==> flow/design.v <==
`timescale 1ns / 1ps
module srl_oneshot(
		input clk250_i,
		input rst_i,
		input trig_i,
		output scal_o
    );
	parameter ONESHOT_LENGTH = 16;
	reg flag;
	reg [15:0] delay_line;
	always @(posedge clk250_i) begin
		if (rst_i) begin
			flag <= 0;
			delay_line <= {16{1'b0}};
		end else begin
			if (trig_i) flag <= 1;
			else if (delay_line[ONESHOT_LENGTH-1]) flag <= 0;
			delay_line <= {delay_line[14:0],trig_i};
		end
	end
	assign scal_o = flag;
endmodule
`timescale 1ns / 1ps
module srl_oneshot_with_ref(
		input clk250_i,
		input rst_i,
		input pulse_i,
		input trig_i,
		output mon_scal_o,
		output scal_o
    );
	parameter ONESHOT_LENGTH = 16;
	reg [1:0] mon_flag_reg;
	reg mon_flag;
	reg flag;
	reg [15:0] delay_line;
	reg [15:0] mon_delay_line;
	always @(posedge clk250_i) begin
		if (rst_i) begin
			mon_flag_reg <= 2'b00;
			mon_flag <= 0;
			mon_delay_line <= {16{1'b0}};
			flag <= 0;
			delay_line <= {16{1'b0}};
		end else begin
			mon_flag_reg <= {mon_flag_reg[0],flag & pulse_i};
			if (mon_flag_reg[0] && !mon_flag_reg[1]) mon_flag <= 1;
			else if (mon_delay_line[ONESHOT_LENGTH-1]) mon_flag <= 0;
			mon_delay_line <= {mon_delay_line[14:0],mon_flag_reg[0] && !mon_flag_reg[1]};
			if (trig_i) flag <= 1;
			else if (delay_line[ONESHOT_LENGTH-1]) flag <= 0;
			delay_line <= {delay_line[14:0],trig_i};
		end
	end
	assign scal_o = flag;
	assign mon_scal_o = mon_flag;
endmodule
`timescale 1ns / 1ps
module ANITA3_trigger_holdoff(
		input clk250_i,
		input rst_i,
		input trig_i,
		output holdoff_o
    );
	reg holdoff_div_2;
	reg [3:0] holdoff_counter;
	wire [4:0] holdoff_counter_plus_one = holdoff_counter + 1;
	reg trigger_holdoff;
	reg clear_holdoff;
	always @(posedge clk250_i) begin
		if (rst_i) begin
			trigger_holdoff <= 0;
			holdoff_div_2 <= 0;
			holdoff_counter <= {4{1'b0}};
			clear_holdoff <= 0;
		end else begin
			if (clear_holdoff) trigger_holdoff <= 0;
			else if (trig_i) trigger_holdoff <= 1;
			if (!trigger_holdoff) holdoff_div_2 <= 0;
			else holdoff_div_2 <= ~holdoff_div_2;
			if (!trigger_holdoff) holdoff_counter <= {4{1'b0}};
			else if (holdoff_div_2) holdoff_counter <= holdoff_counter_plus_one;
			clear_holdoff <= holdoff_counter_plus_one[4];
		end
	end
	assign holdoff_o = trigger_holdoff;
endmodule
`timescale 1ns / 1ps
module ANITA3_simple_trigger_map(
		clk250_i,
		rst_i,
		L1_i,
		mask_i,
		V_pol_phi_o,
		H_pol_phi_o
    );
	parameter NUM_SURFS = 12;
	parameter NUM_TRIG = 4;
	parameter NUM_PHI = 16;
	input clk250_i;
	input rst_i;
	input [NUM_SURFS*NUM_TRIG-1:0] L1_i;
	input [2*NUM_PHI-1:0] mask_i;
	output [NUM_PHI-1:0] V_pol_phi_o;
	output [NUM_PHI-1:0] H_pol_phi_o;
	wire [NUM_PHI-1:0] V_pol_phi_in;
	wire [NUM_PHI-1:0] H_pol_phi_in;
	wire [NUM_TRIG-1:0] SURF_L1[NUM_SURFS-1:0];
	generate
		genvar s;
		for (s=0;s<NUM_SURFS;s=s+1) begin : SL
			assign SURF_L1[s] = L1_i[4*s +: 4];
		end
	endgenerate
	wire [NUM_PHI-1:0] V_pol_mask = mask_i[0 +: NUM_PHI];
	wire [NUM_PHI-1:0] H_pol_mask = mask_i[NUM_PHI +: NUM_PHI];
	reg [NUM_PHI-1:0] V_pol_phi_reg;
	reg [NUM_PHI-1:0] H_pol_phi_reg;
	reg [NUM_PHI-1:0] V_pol_phi_pipe;
	reg [NUM_PHI-1:0] H_pol_phi_pipe;
	assign V_pol_phi_in[0] = SURF_L1[2][0];
	assign V_pol_phi_in[4] = SURF_L1[2][1];
	assign H_pol_phi_in[0] = SURF_L1[2][2];
	assign H_pol_phi_in[4] = SURF_L1[2][3];
	assign V_pol_phi_in[2] = SURF_L1[3][0];
	assign V_pol_phi_in[6] = SURF_L1[3][1];
	assign H_pol_phi_in[2] = SURF_L1[3][2];
	assign H_pol_phi_in[6] = SURF_L1[3][3];
	assign V_pol_phi_in[1] = SURF_L1[4][0];
	assign V_pol_phi_in[5] = SURF_L1[4][1];
	assign H_pol_phi_in[1] = SURF_L1[4][2];
	assign H_pol_phi_in[5] = SURF_L1[4][3];
	assign V_pol_phi_in[3] = SURF_L1[5][0];
	assign V_pol_phi_in[7] = SURF_L1[5][1];
	assign H_pol_phi_in[3] = SURF_L1[5][2];
	assign H_pol_phi_in[7] = SURF_L1[5][3];
	assign V_pol_phi_in[15] = SURF_L1[6][0];
	assign V_pol_phi_in[11] = SURF_L1[6][1];
	assign H_pol_phi_in[15] = SURF_L1[6][2];
	assign H_pol_phi_in[11] = SURF_L1[6][3];
	assign V_pol_phi_in[13] = SURF_L1[7][0];
	assign V_pol_phi_in[9] = SURF_L1[7][1];
	assign H_pol_phi_in[13] = SURF_L1[7][2];
	assign H_pol_phi_in[9] = SURF_L1[7][3];
	assign V_pol_phi_in[14] = SURF_L1[8][0];
	assign V_pol_phi_in[10] = SURF_L1[8][1];
	assign H_pol_phi_in[14] = SURF_L1[8][2];
	assign H_pol_phi_in[10] = SURF_L1[8][3];
	assign V_pol_phi_in[12] = SURF_L1[9][0];
	assign V_pol_phi_in[8] = SURF_L1[9][1];
	assign H_pol_phi_in[12] = SURF_L1[9][2];
	assign H_pol_phi_in[8] = SURF_L1[9][3];
	generate
		genvar j;
		for (j=0;j<NUM_PHI;j=j+1) begin : PHI
			always @(posedge clk250_i) begin : IFF
				if (rst_i) V_pol_phi_reg[j] <= 0;
				else if (V_pol_mask[j]) V_pol_phi_reg[j] <= 0;
				else V_pol_phi_reg[j] <= V_pol_phi_in[j];
				if (rst_i) H_pol_phi_reg[j] <= 0;
				else if (H_pol_mask[j]) H_pol_phi_reg[j] <= 0;
				else H_pol_phi_reg[j] <= H_pol_phi_in[j];
			end
		end
	endgenerate
	always @(posedge clk250_i) begin
		if (rst_i) begin
			V_pol_phi_pipe <= {NUM_PHI{1'b0}};
			H_pol_phi_pipe <= {NUM_PHI{1'b0}};
		end else begin
			V_pol_phi_pipe <= V_pol_phi_reg;
			H_pol_phi_pipe <= H_pol_phi_reg;
		end
	end
	assign V_pol_phi_o = V_pol_phi_pipe;
	assign H_pol_phi_o = H_pol_phi_pipe;
endmodule
`timescale 1ns / 1ps
module ANITA3_simple_trigger( clk250_i,
										rst_i,
										L1_i,
										trig_o,
										scal_o,
										scal_L1_o,
										disable_i,
										refpulse_i,
										mon_scal_o,
										ant_mask_i,
										phi_mask_i,
										phi_o,
										count_o
										);
   parameter NUM_SURFS = 12;
   parameter NUM_TRIG = 4;
   parameter NUM_HOLD = 4;   
	parameter NUM_PHI = 16;
   input clk250_i;
	input rst_i;
   input [NUM_SURFS*NUM_TRIG-1:0] L1_i;
	input [2*NUM_PHI-1:0] ant_mask_i;
	input [2*NUM_PHI-1:0] phi_mask_i;
   output 			  trig_o;
	output [2*NUM_PHI-1:0] phi_o;
	output [2*NUM_PHI-1:0] scal_o;
	output [2*NUM_PHI-1:0] scal_L1_o;
	input refpulse_i;
	output [2*NUM_PHI-1:0] mon_scal_o;
	output [7:0] count_o;
	input disable_i;
	wire [NUM_PHI-1:0] V_pol_phi;
	wire [NUM_PHI-1:0] H_pol_phi;
	ANITA3_simple_trigger_map u_map(.clk250_i(clk250_i),
											  .rst_i(rst_i),
											  .mask_i(ant_mask_i),
											  .L1_i(L1_i),
											  .V_pol_phi_o(V_pol_phi),
											  .H_pol_phi_o(H_pol_phi));
	reg [NUM_PHI-1:0] V_pol_trig;
	reg [NUM_PHI-1:0] H_pol_trig;
	reg [NUM_PHI-1:0] V_pol_phi_del;
	reg [NUM_PHI-1:0] H_pol_phi_del;
	reg [NUM_PHI-1:0] V_pol_hold;
	reg [NUM_PHI-1:0] H_pol_hold;
	reg [NUM_PHI-1:0] V_pol_pat;
	reg [NUM_PHI-1:0] H_pol_pat;	
	reg H_rf_trigger;
	reg V_rf_trigger;
	reg rf_trigger;
	reg [1:0] raw_rf_trigger;
	wire trigger_holdoff;
	reg [7:0] raw_rf_count;
	reg rf_count_flag;
	reg [7:0] rf_count;	
	reg trig_disable;
	generate
		genvar i;
		for (i=0;i<NUM_PHI;i=i+1) begin : RF_TRIG
			srl_oneshot l1v_scaler(.clk250_i(clk250_i),.rst_i(rst_i),.trig_i(V_pol_phi[i]), 
													.scal_o(scal_L1_o[i]));
			srl_oneshot l1h_scaler(.clk250_i(clk250_i),.rst_i(rst_i),.trig_i(H_pol_phi[i]), 
													.scal_o(scal_L1_o[NUM_PHI+i]));
			srl_oneshot_with_ref v_scaler(.clk250_i(clk250_i),.rst_i(rst_i),.trig_i(V_pol_trig[i]),.pulse_i(refpulse_i), 
													.scal_o(scal_o[i]), .mon_scal_o(mon_scal_o[i]));
			srl_oneshot_with_ref h_scaler(.clk250_i(clk250_i),.rst_i(rst_i),.trig_i(H_pol_trig[i]),.pulse_i(refpulse_i), 
													.scal_o(scal_o[NUM_PHI+i]), .mon_scal_o(mon_scal_o[NUM_PHI+i]));
			always @(posedge clk250_i) begin
				if (rst_i) begin
					V_pol_trig[i] <= 1'b0;
					H_pol_trig[i] <= 1'b0;
				end else begin
				V_pol_trig[i] <= ((V_pol_phi[i]) && (V_pol_phi[(i+1)%NUM_PHI])) && !phi_mask_i[i];  
				H_pol_trig[i] <= ((H_pol_phi[i]) && (H_pol_phi[(i+1)%NUM_PHI])) && !phi_mask_i[NUM_PHI+i];	
				end
				end
		end
	endgenerate
	always @(posedge clk250_i) begin
		if (rst_i) begin
			trig_disable <= 0;
			V_pol_phi_del <= {NUM_PHI{1'b0}};
			H_pol_phi_del <= {NUM_PHI{1'b0}};
			H_pol_hold <= {NUM_PHI{1'b0}};
			V_pol_hold <= {NUM_PHI{1'b0}};
			H_pol_pat <= {NUM_PHI{1'b0}};
			V_pol_pat <= {NUM_PHI{1'b0}};
			H_rf_trigger <= 0;
			V_rf_trigger <= 0;
			rf_trigger <= 0;
			raw_rf_trigger <= {2{1'b0}};
			rf_count_flag <= 0;
			raw_rf_count <= {8{1'b0}};
			rf_count <= {8{1'b0}};
		end else begin
		trig_disable <= disable_i;
		V_pol_phi_del <= V_pol_phi;
		H_pol_phi_del <= H_pol_phi;
		H_pol_hold <= H_pol_phi_del;
		V_pol_hold <= V_pol_phi_del;
		if ((H_rf_trigger || V_rf_trigger) && !trigger_holdoff) H_pol_pat <= H_pol_hold;
		if ((H_rf_trigger || V_rf_trigger) && !trigger_holdoff) V_pol_pat <= V_pol_hold;		
		H_rf_trigger <= |H_pol_trig;
		V_rf_trigger <= |V_pol_trig;
		rf_trigger <= (H_rf_trigger | V_rf_trigger) && !trigger_holdoff && !trig_disable;
		raw_rf_trigger <= {raw_rf_trigger[0],(H_rf_trigger | V_rf_trigger)};
		rf_count_flag <= (raw_rf_trigger[0] && !raw_rf_trigger[1]);
		if (rf_count_flag) raw_rf_count <= raw_rf_count + 1;
		if (rf_count_flag && trigger_holdoff) rf_count <= raw_rf_count;
			end
	end
	ANITA3_trigger_holdoff u_rf_holdoff(.clk250_i(clk250_i),
													.rst_i(rst_i),
													.trig_i(V_rf_trigger | H_rf_trigger),
													.holdoff_o(trigger_holdoff));
	assign trig_o = rf_trigger;
	assign phi_o = {H_pol_pat,V_pol_pat};
	assign count_o = rf_count;
endmodule
; ---- Tool chain data of ANITA3_simple_trigger
; Tool output for the design above before and after an edit, in the order of the flow.
; "before" refers to lines of the RTL above, "after" to lines of the edited file.
; "delta": "after" minus "before" as printed here. "rel_change_pct": 100 x difference / "before".
; Cell names lack the library's common part.
; Not given: n/a
[design]
top_module = ANITA3_simple_trigger
clock_port = clk250_i
lib = sky130hd
lib_corner = tt_025C_1v80

; ---- The edit
; The edit as a unified diff against the file above.
; This change comes from a script, not from a designer. No optimisation was intended, and the edited design may behave differently.
; begin of diff
@@ -192,5 +192,5 @@
 										);
    parameter NUM_SURFS = 12;
-   parameter NUM_TRIG = 4;
+   parameter NUM_TRIG = 3;
    parameter NUM_HOLD = 4;   
 	parameter NUM_PHI = 16;
; end of diff

; ---- Word-level counts
; Yosys after proc, flatten, opt, wreduce and memory -nomap, before mapping. Memory bits, and registers merged into a memory's read port (data or address), are not among the register bits. Print and check cells are not counted. Equal cells are merged and count once.
[bits]
columns = item, before, after, delta, rel_change_pct
row1 = regBits, 1918, 1534, -384, -20.02
[op_classes]
columns = item, before, after, delta, rel_change_pct
row1 = add_sub_neg, 2, 2, 0, 0.00
row2 = reduce_logical, 301, 237, -64, -21.26
row3 = logic, 35, 27, -8, -22.86
row4 = n_mux, 192, 152, -40, -20.83
[op_table]
columns = operator, before, after, delta, rel_change_pct
row1 = 1-bit 2-to-1 mux, 192, 152, -40, -20.83
row2 = 1-bit logical AND, 101, 77, -24, -23.76
row3 = 2-bit nonzero test, 96, 76, -20, -20.83
row4 = 1-bit logical NOT, 67, 51, -16, -23.88
row5 = 1-bit AND, 32, 24, -8, -25.00
row6 = 2-bit OR reduction, 34, 30, -4, -11.76
row7 = 16-bit OR reduction, 2, 0, -2, -100.00
row8 = 12-bit OR reduction, 0, 2, 2, n/a
row9 = 1-bit NOT, 2, 2, 0, 0.00
row10 = 4-bit by 1-bit adder with 5-bit output (second input constant), 1, 1, 0, 0.00
row11 = 8-bit by 1-bit adder with 8-bit output (second input constant), 1, 1, 0, 0.00
row12 = 1-bit logical OR, 1, 1, 0, 0.00
row13 = 1-bit bitwise OR, 1, 1, 0, 0.00

; ---- Logic depth
; Depth = most cells in a row (Yosys ltp): at word level without a register or memory, in the mapped netlist without a sequential cell, where the memories' decode and read muxes count.
[logic_depth]
columns = item, before, after, delta, rel_change_pct
row1 = ltp_word, 3, 3, 0, 0.00
row2 = abc_area, 0, 0, n/a, n/a
row3 = depth_mapped, 5, 5, 0, 0.00

; ---- Netlist
; Yosys stat after the flow's synthesis: flattened, memories mapped to cells. It holds for the ABC_AREA given above (unset counts as 0); a run with the other value may have another netlist.
[types]
columns = type, before, after, delta, rel_change_pct
row1 = dfxtp_1, 1854, 1478, -376, -20.28
row2 = nor2b_1, 1100, 901, -199, -18.09
row3 = and2b_1, 504, 371, -133, -26.39
row4 = clkbuf_1, 144, 115, -29, -20.14
row5 = a21oi_1, 140, 116, -24, -17.14
row6 = nand2b_1, 65, 49, -16, -24.62
row7 = nor2_1, 75, 63, -12, -16.00
row8 = inv_1, 65, 53, -12, -18.46
row9 = nand2_1, 76, 68, -8, -10.53
row10 = and2_1, 32, 24, -8, -25.00
row11 = and3b_1, 32, 24, -8, -25.00
row12 = buf_4, 109, 105, -4, -3.67
row13 = nor3b_1, 32, 28, -4, -12.50
row14 = buf_2, 34, 31, -3, -8.82
row15 = nor4_1, 8, 6, -2, -25.00
row16 = a41oi_1, 2, 0, -2, -100.00
row17 = a31oi_1, 0, 2, 2, n/a
row18 = clkbuf_2, 1, 0, -1, -100.00
; The list need not be complete.
[synth_totals]
columns = item, before, after, delta, rel_change_pct
row1 = flip_flops, 1854, 1478, -376, -20.28
row2 = buf_cells, 301, 264, -37, -12.29
row3 = mapped_area_mm2, 0.0524215, 0.0419915, -0.0104300, -19.90
row4 = stdcells, 4322, 3484, -838, -19.39
row5 = seqArea_mm2, 0.0371156, 0.0295884, -0.0075272, -20.28
; By module: a second synthesis without flattening, with its own total; a netlist apart from the flattened one above.
[unflattened]
columns = item, before, after, delta, rel_change_pct
row1 = hier_cells, 4338, 4339, 1, 0.02
row2 = area_unflattened_mm2, 0.0539755, 0.0539793, 0.0000038, 0.01
; Rows give one instance, submodules left out.
[modules_before]
columns = mod, instances, mod_area_mm2, n_cells, seq_area_mm2
row1 = srl_oneshot_with_ref, 32, 0.0009997, 80, 0.0007207
row2 = srl_oneshot, 32, 0.000473, 37, 0.0003403
row3 = ANITA3_simple_trigger, 1, 0.0046332, 434, 0.0030229
row4 = ANITA3_simple_trigger_map, 1, 0.0019481, 135, 0.0012812
row5 = ANITA3_trigger_holdoff, 1, 0.000269, 25, 0.0001401
[modules_after]
columns = mod, instances, mod_area_mm2, n_cells, seq_area_mm2
row1 = srl_oneshot_with_ref, 32, 0.0009997, 80, 0.0007207
row2 = srl_oneshot, 32, 0.000473, 37, 0.0003403
row3 = ANITA3_simple_trigger, 1, 0.0046369, 435, 0.0030229
row4 = ANITA3_simple_trigger_map, 1, 0.0019481, 135, 0.0012812
row5 = ANITA3_trigger_holdoff, 1, 0.000269, 25, 0.0001401

; ---- Path before layout
; OpenSTA on the mapped netlist: ideal clock, no wires. The path of least setup slack (recovery checks aside). Input and output delay are each 20% of the period. Register names are those of the netlist, which keeps one name where synthesis merged equal registers.
[synth_path]
columns = item, before, after, delta, rel_change_pct
row1 = kind, input port to flip-flop, input port to flip-flop, n/a, n/a
row2 = from, input rst_i, input rst_i, n/a, n/a
row3 = to, register RF_TRIG[2].l1h_scaler.delay_line[10], register RF_TRIG[15].v_scaler.mon_delay_line[1], n/a, n/a
row4 = t_arrival_ns, 1.481, 1.493, 0.012, 0.81
row5 = setup_ns, 0.114, 0.114, 0.000, n/a
row6 = in_delay_ns, 0.800, 0.800, 0.000, 0.00
row7 = period_ns, 4.0, 4.0, 0.0, 0.00
row8 = required_time_ns, 3.886, 3.886, 0.000, 0.00
row9 = launch_ns, 0.800, 0.800, 0.000, 0.00
row10 = driving_pins, 3, 4, 1, 33.33
row11 = delay_ns, 0.795, 0.807, 0.012, 1.51
row12 = slack_ns, 2.405, 2.392, -0.013, n/a
row13 = path_buffers, 2, 3, 1, 50.00
row14 = period_less_setup_slack_ns, 1.595, 1.608, 0.013, 0.82
; "delay_ns" = arrival - input delay + setup time.
; "driving_pins": output pins that drive a net of the path, with the launching flip-flop's if there is one; two outputs of one cell count as two.
; "period_less_setup_slack_ns" is the clock period less the worst setup slack; recovery checks do not enter. This is arithmetic on one report: input and output delays are still those of the set period (20% each).
[synth_between_before]
path_cell_list = clkbuf_1 -> clkbuf_1 -> and2b_1
elab_chain_len = 0
[synth_lines_before]
columns = item, line
row1 = start: declaration, 198  ; input rst_i;
row2 = end: assignment, 14  ; delay_line <= {16{1'b0}};
row3 = end: assignment, 18  ; delay_line <= {delay_line[14:0],trig_i};
row4 = end: declaration, 10  ; reg [15:0] delay_line;
[synth_between_after]
path_cell_list = buf_6 -> buf_6 -> clkbuf_1 -> and2b_1
elab_chain_len = 0
[synth_lines_after]
columns = item, line
row1 = start: declaration, 198  ; input rst_i;
row2 = end: assignment, 42  ; mon_delay_line <= {16{1'b0}};
row3 = end: assignment, 49  ; mon_delay_line <= {mon_delay_line[14:0],mon_flag_reg[0] && !mon_flag_reg[1]};
row4 = end: declaration, 37  ; reg [15:0] mon_delay_line;

; ---- Path in the finished layout
; Path of least setup slack in the final report of each run of pair 1 (OpenROAD, finished layout, wires in). Where an end is a register, its clock arrival counts in the times.
[layout_path]
columns = item, before, after, delta, rel_change_pct
row1 = kind, flip-flop to output port, flip-flop to output port, n/a, n/a
row2 = from, register V_pol_pat[5], register RF_TRIG[13].v_scaler.flag, n/a, n/a
row3 = to, output phi_o[5], output scal_o[13], n/a, n/a
row4 = t_arrival_ns, 1.89, 1.82, -0.07, -3.70
row5 = required_time_ns, 3.20, 3.20, 0.00, 0.00
row6 = period_ns, 4.0, 4.0, 0.0, 0.00
row7 = driving_pins, 2, 2, 0, 0.00
row8 = launch_ns, 0.75, 0.70, -0.05, -6.67
row9 = slack_ns, 1.31, 1.38, 0.07, n/a
row10 = path_buffers, 1, 1, 0, 0.00
; A register here has more assigning lines than the two given.
[layout_between_before]
path_cell_list = dfxtp_1 -> clkdlybuf4s50_1
elab_chain_len = 0
[layout_lines_before]
columns = item, line
row1 = start: declaration, 224  ; reg [NUM_PHI-1:0] V_pol_pat;
row2 = start: assignment, 265  ; V_pol_pat <= {NUM_PHI{1'b0}};
row3 = start: assignment, 280  ; if ((H_rf_trigger || V_rf_trigger) && !trigger_holdoff) V_pol_pat <= V_pol_hold;
row4 = end: declaration, 203  ; output [2*NUM_PHI-1:0] phi_o;
[layout_between_after]
path_cell_list = dfxtp_1 -> clkdlybuf4s50_1
elab_chain_len = 0
[layout_lines_after]
columns = item, line
row1 = start: declaration, 35  ; reg flag;
row2 = start: assignment, 43  ; flag <= 0;
row3 = start: assignment, 50  ; if (trig_i) flag <= 1;
row4 = end: declaration, 204  ; output [2*NUM_PHI-1:0] scal_o;

; ---- Flow runs
; Both versions went through the flow (Yosys, OpenROAD) with the same settings in each pair. Constraints: input delay and output delay 20% of the set period each, output load 0.01 pF.
[flow_settings_pair_1]
CORE_UTILIZATION = 40
period_ns = 4.0
CAP_MARGIN = 20
CORE_MARGIN = 2
SLEW_MARGIN = 20
[measured_pair_1]
columns = item, before, after, delta, rel_change_pct
row1 = design_die_area_mm2, 0.133967, 0.107587, -0.026380, -19.69
row2 = synthArea_mm2, 0.0524215, 0.0419915, -0.0104300, -19.90
row3 = fin_hold_ws_ns, 0.390, 0.378, -0.012, n/a
row4 = final_stdcell_area_mm2, 0.0617092, 0.0492873, -0.0124219, -20.13
row5 = setup_tns_ns, 0.000, 0.000, 0.000, n/a
row6 = total_power_mw, 35.594, 28.553, -7.041, -19.78
row7 = final_setup_ws_ns, 1.311, 1.377, 0.066, n/a
row8 = finalUtil_frac, 0.475, 0.475, 0.000, n/a
[flow_settings_pair_2]
CAP_MARGIN = 35
CORE_MARGIN = 8
CORE_UTILIZATION = 70
CTS_CLUSTER_SIZE = 16
MAX_ROUTING_LAYER = met5
PLACE_DENSITY_LB_ADDON = 0.18
SLEW_MARGIN = 10
period_ns = 4.53
[measured_pair_2]
columns = item, before, after, delta, rel_change_pct
row1 = design_die_area_mm2, 0.0839, 0.0680819, -0.0158181, -18.85
row2 = synthArea_mm2, 0.0524215, 0.0419915, -0.0104300, -19.90
row3 = fin_hold_ws_ns, 0.397, 0.392, -0.005, n/a
row4 = final_stdcell_area_mm2, 0.0603566, 0.0483902, -0.0119664, -19.83
row5 = setup_tns_ns, 0.000, 0.000, 0.000, n/a
row6 = total_power_mw, 31.227, 24.921, -6.306, -20.19
row7 = final_setup_ws_ns, 1.833, 1.883, 0.050, n/a
row8 = finalUtil_frac, 0.812, 0.818, 0.006, n/a
; "total_power_mw": no workload was simulated; the value follows from the tool's default switching activity.
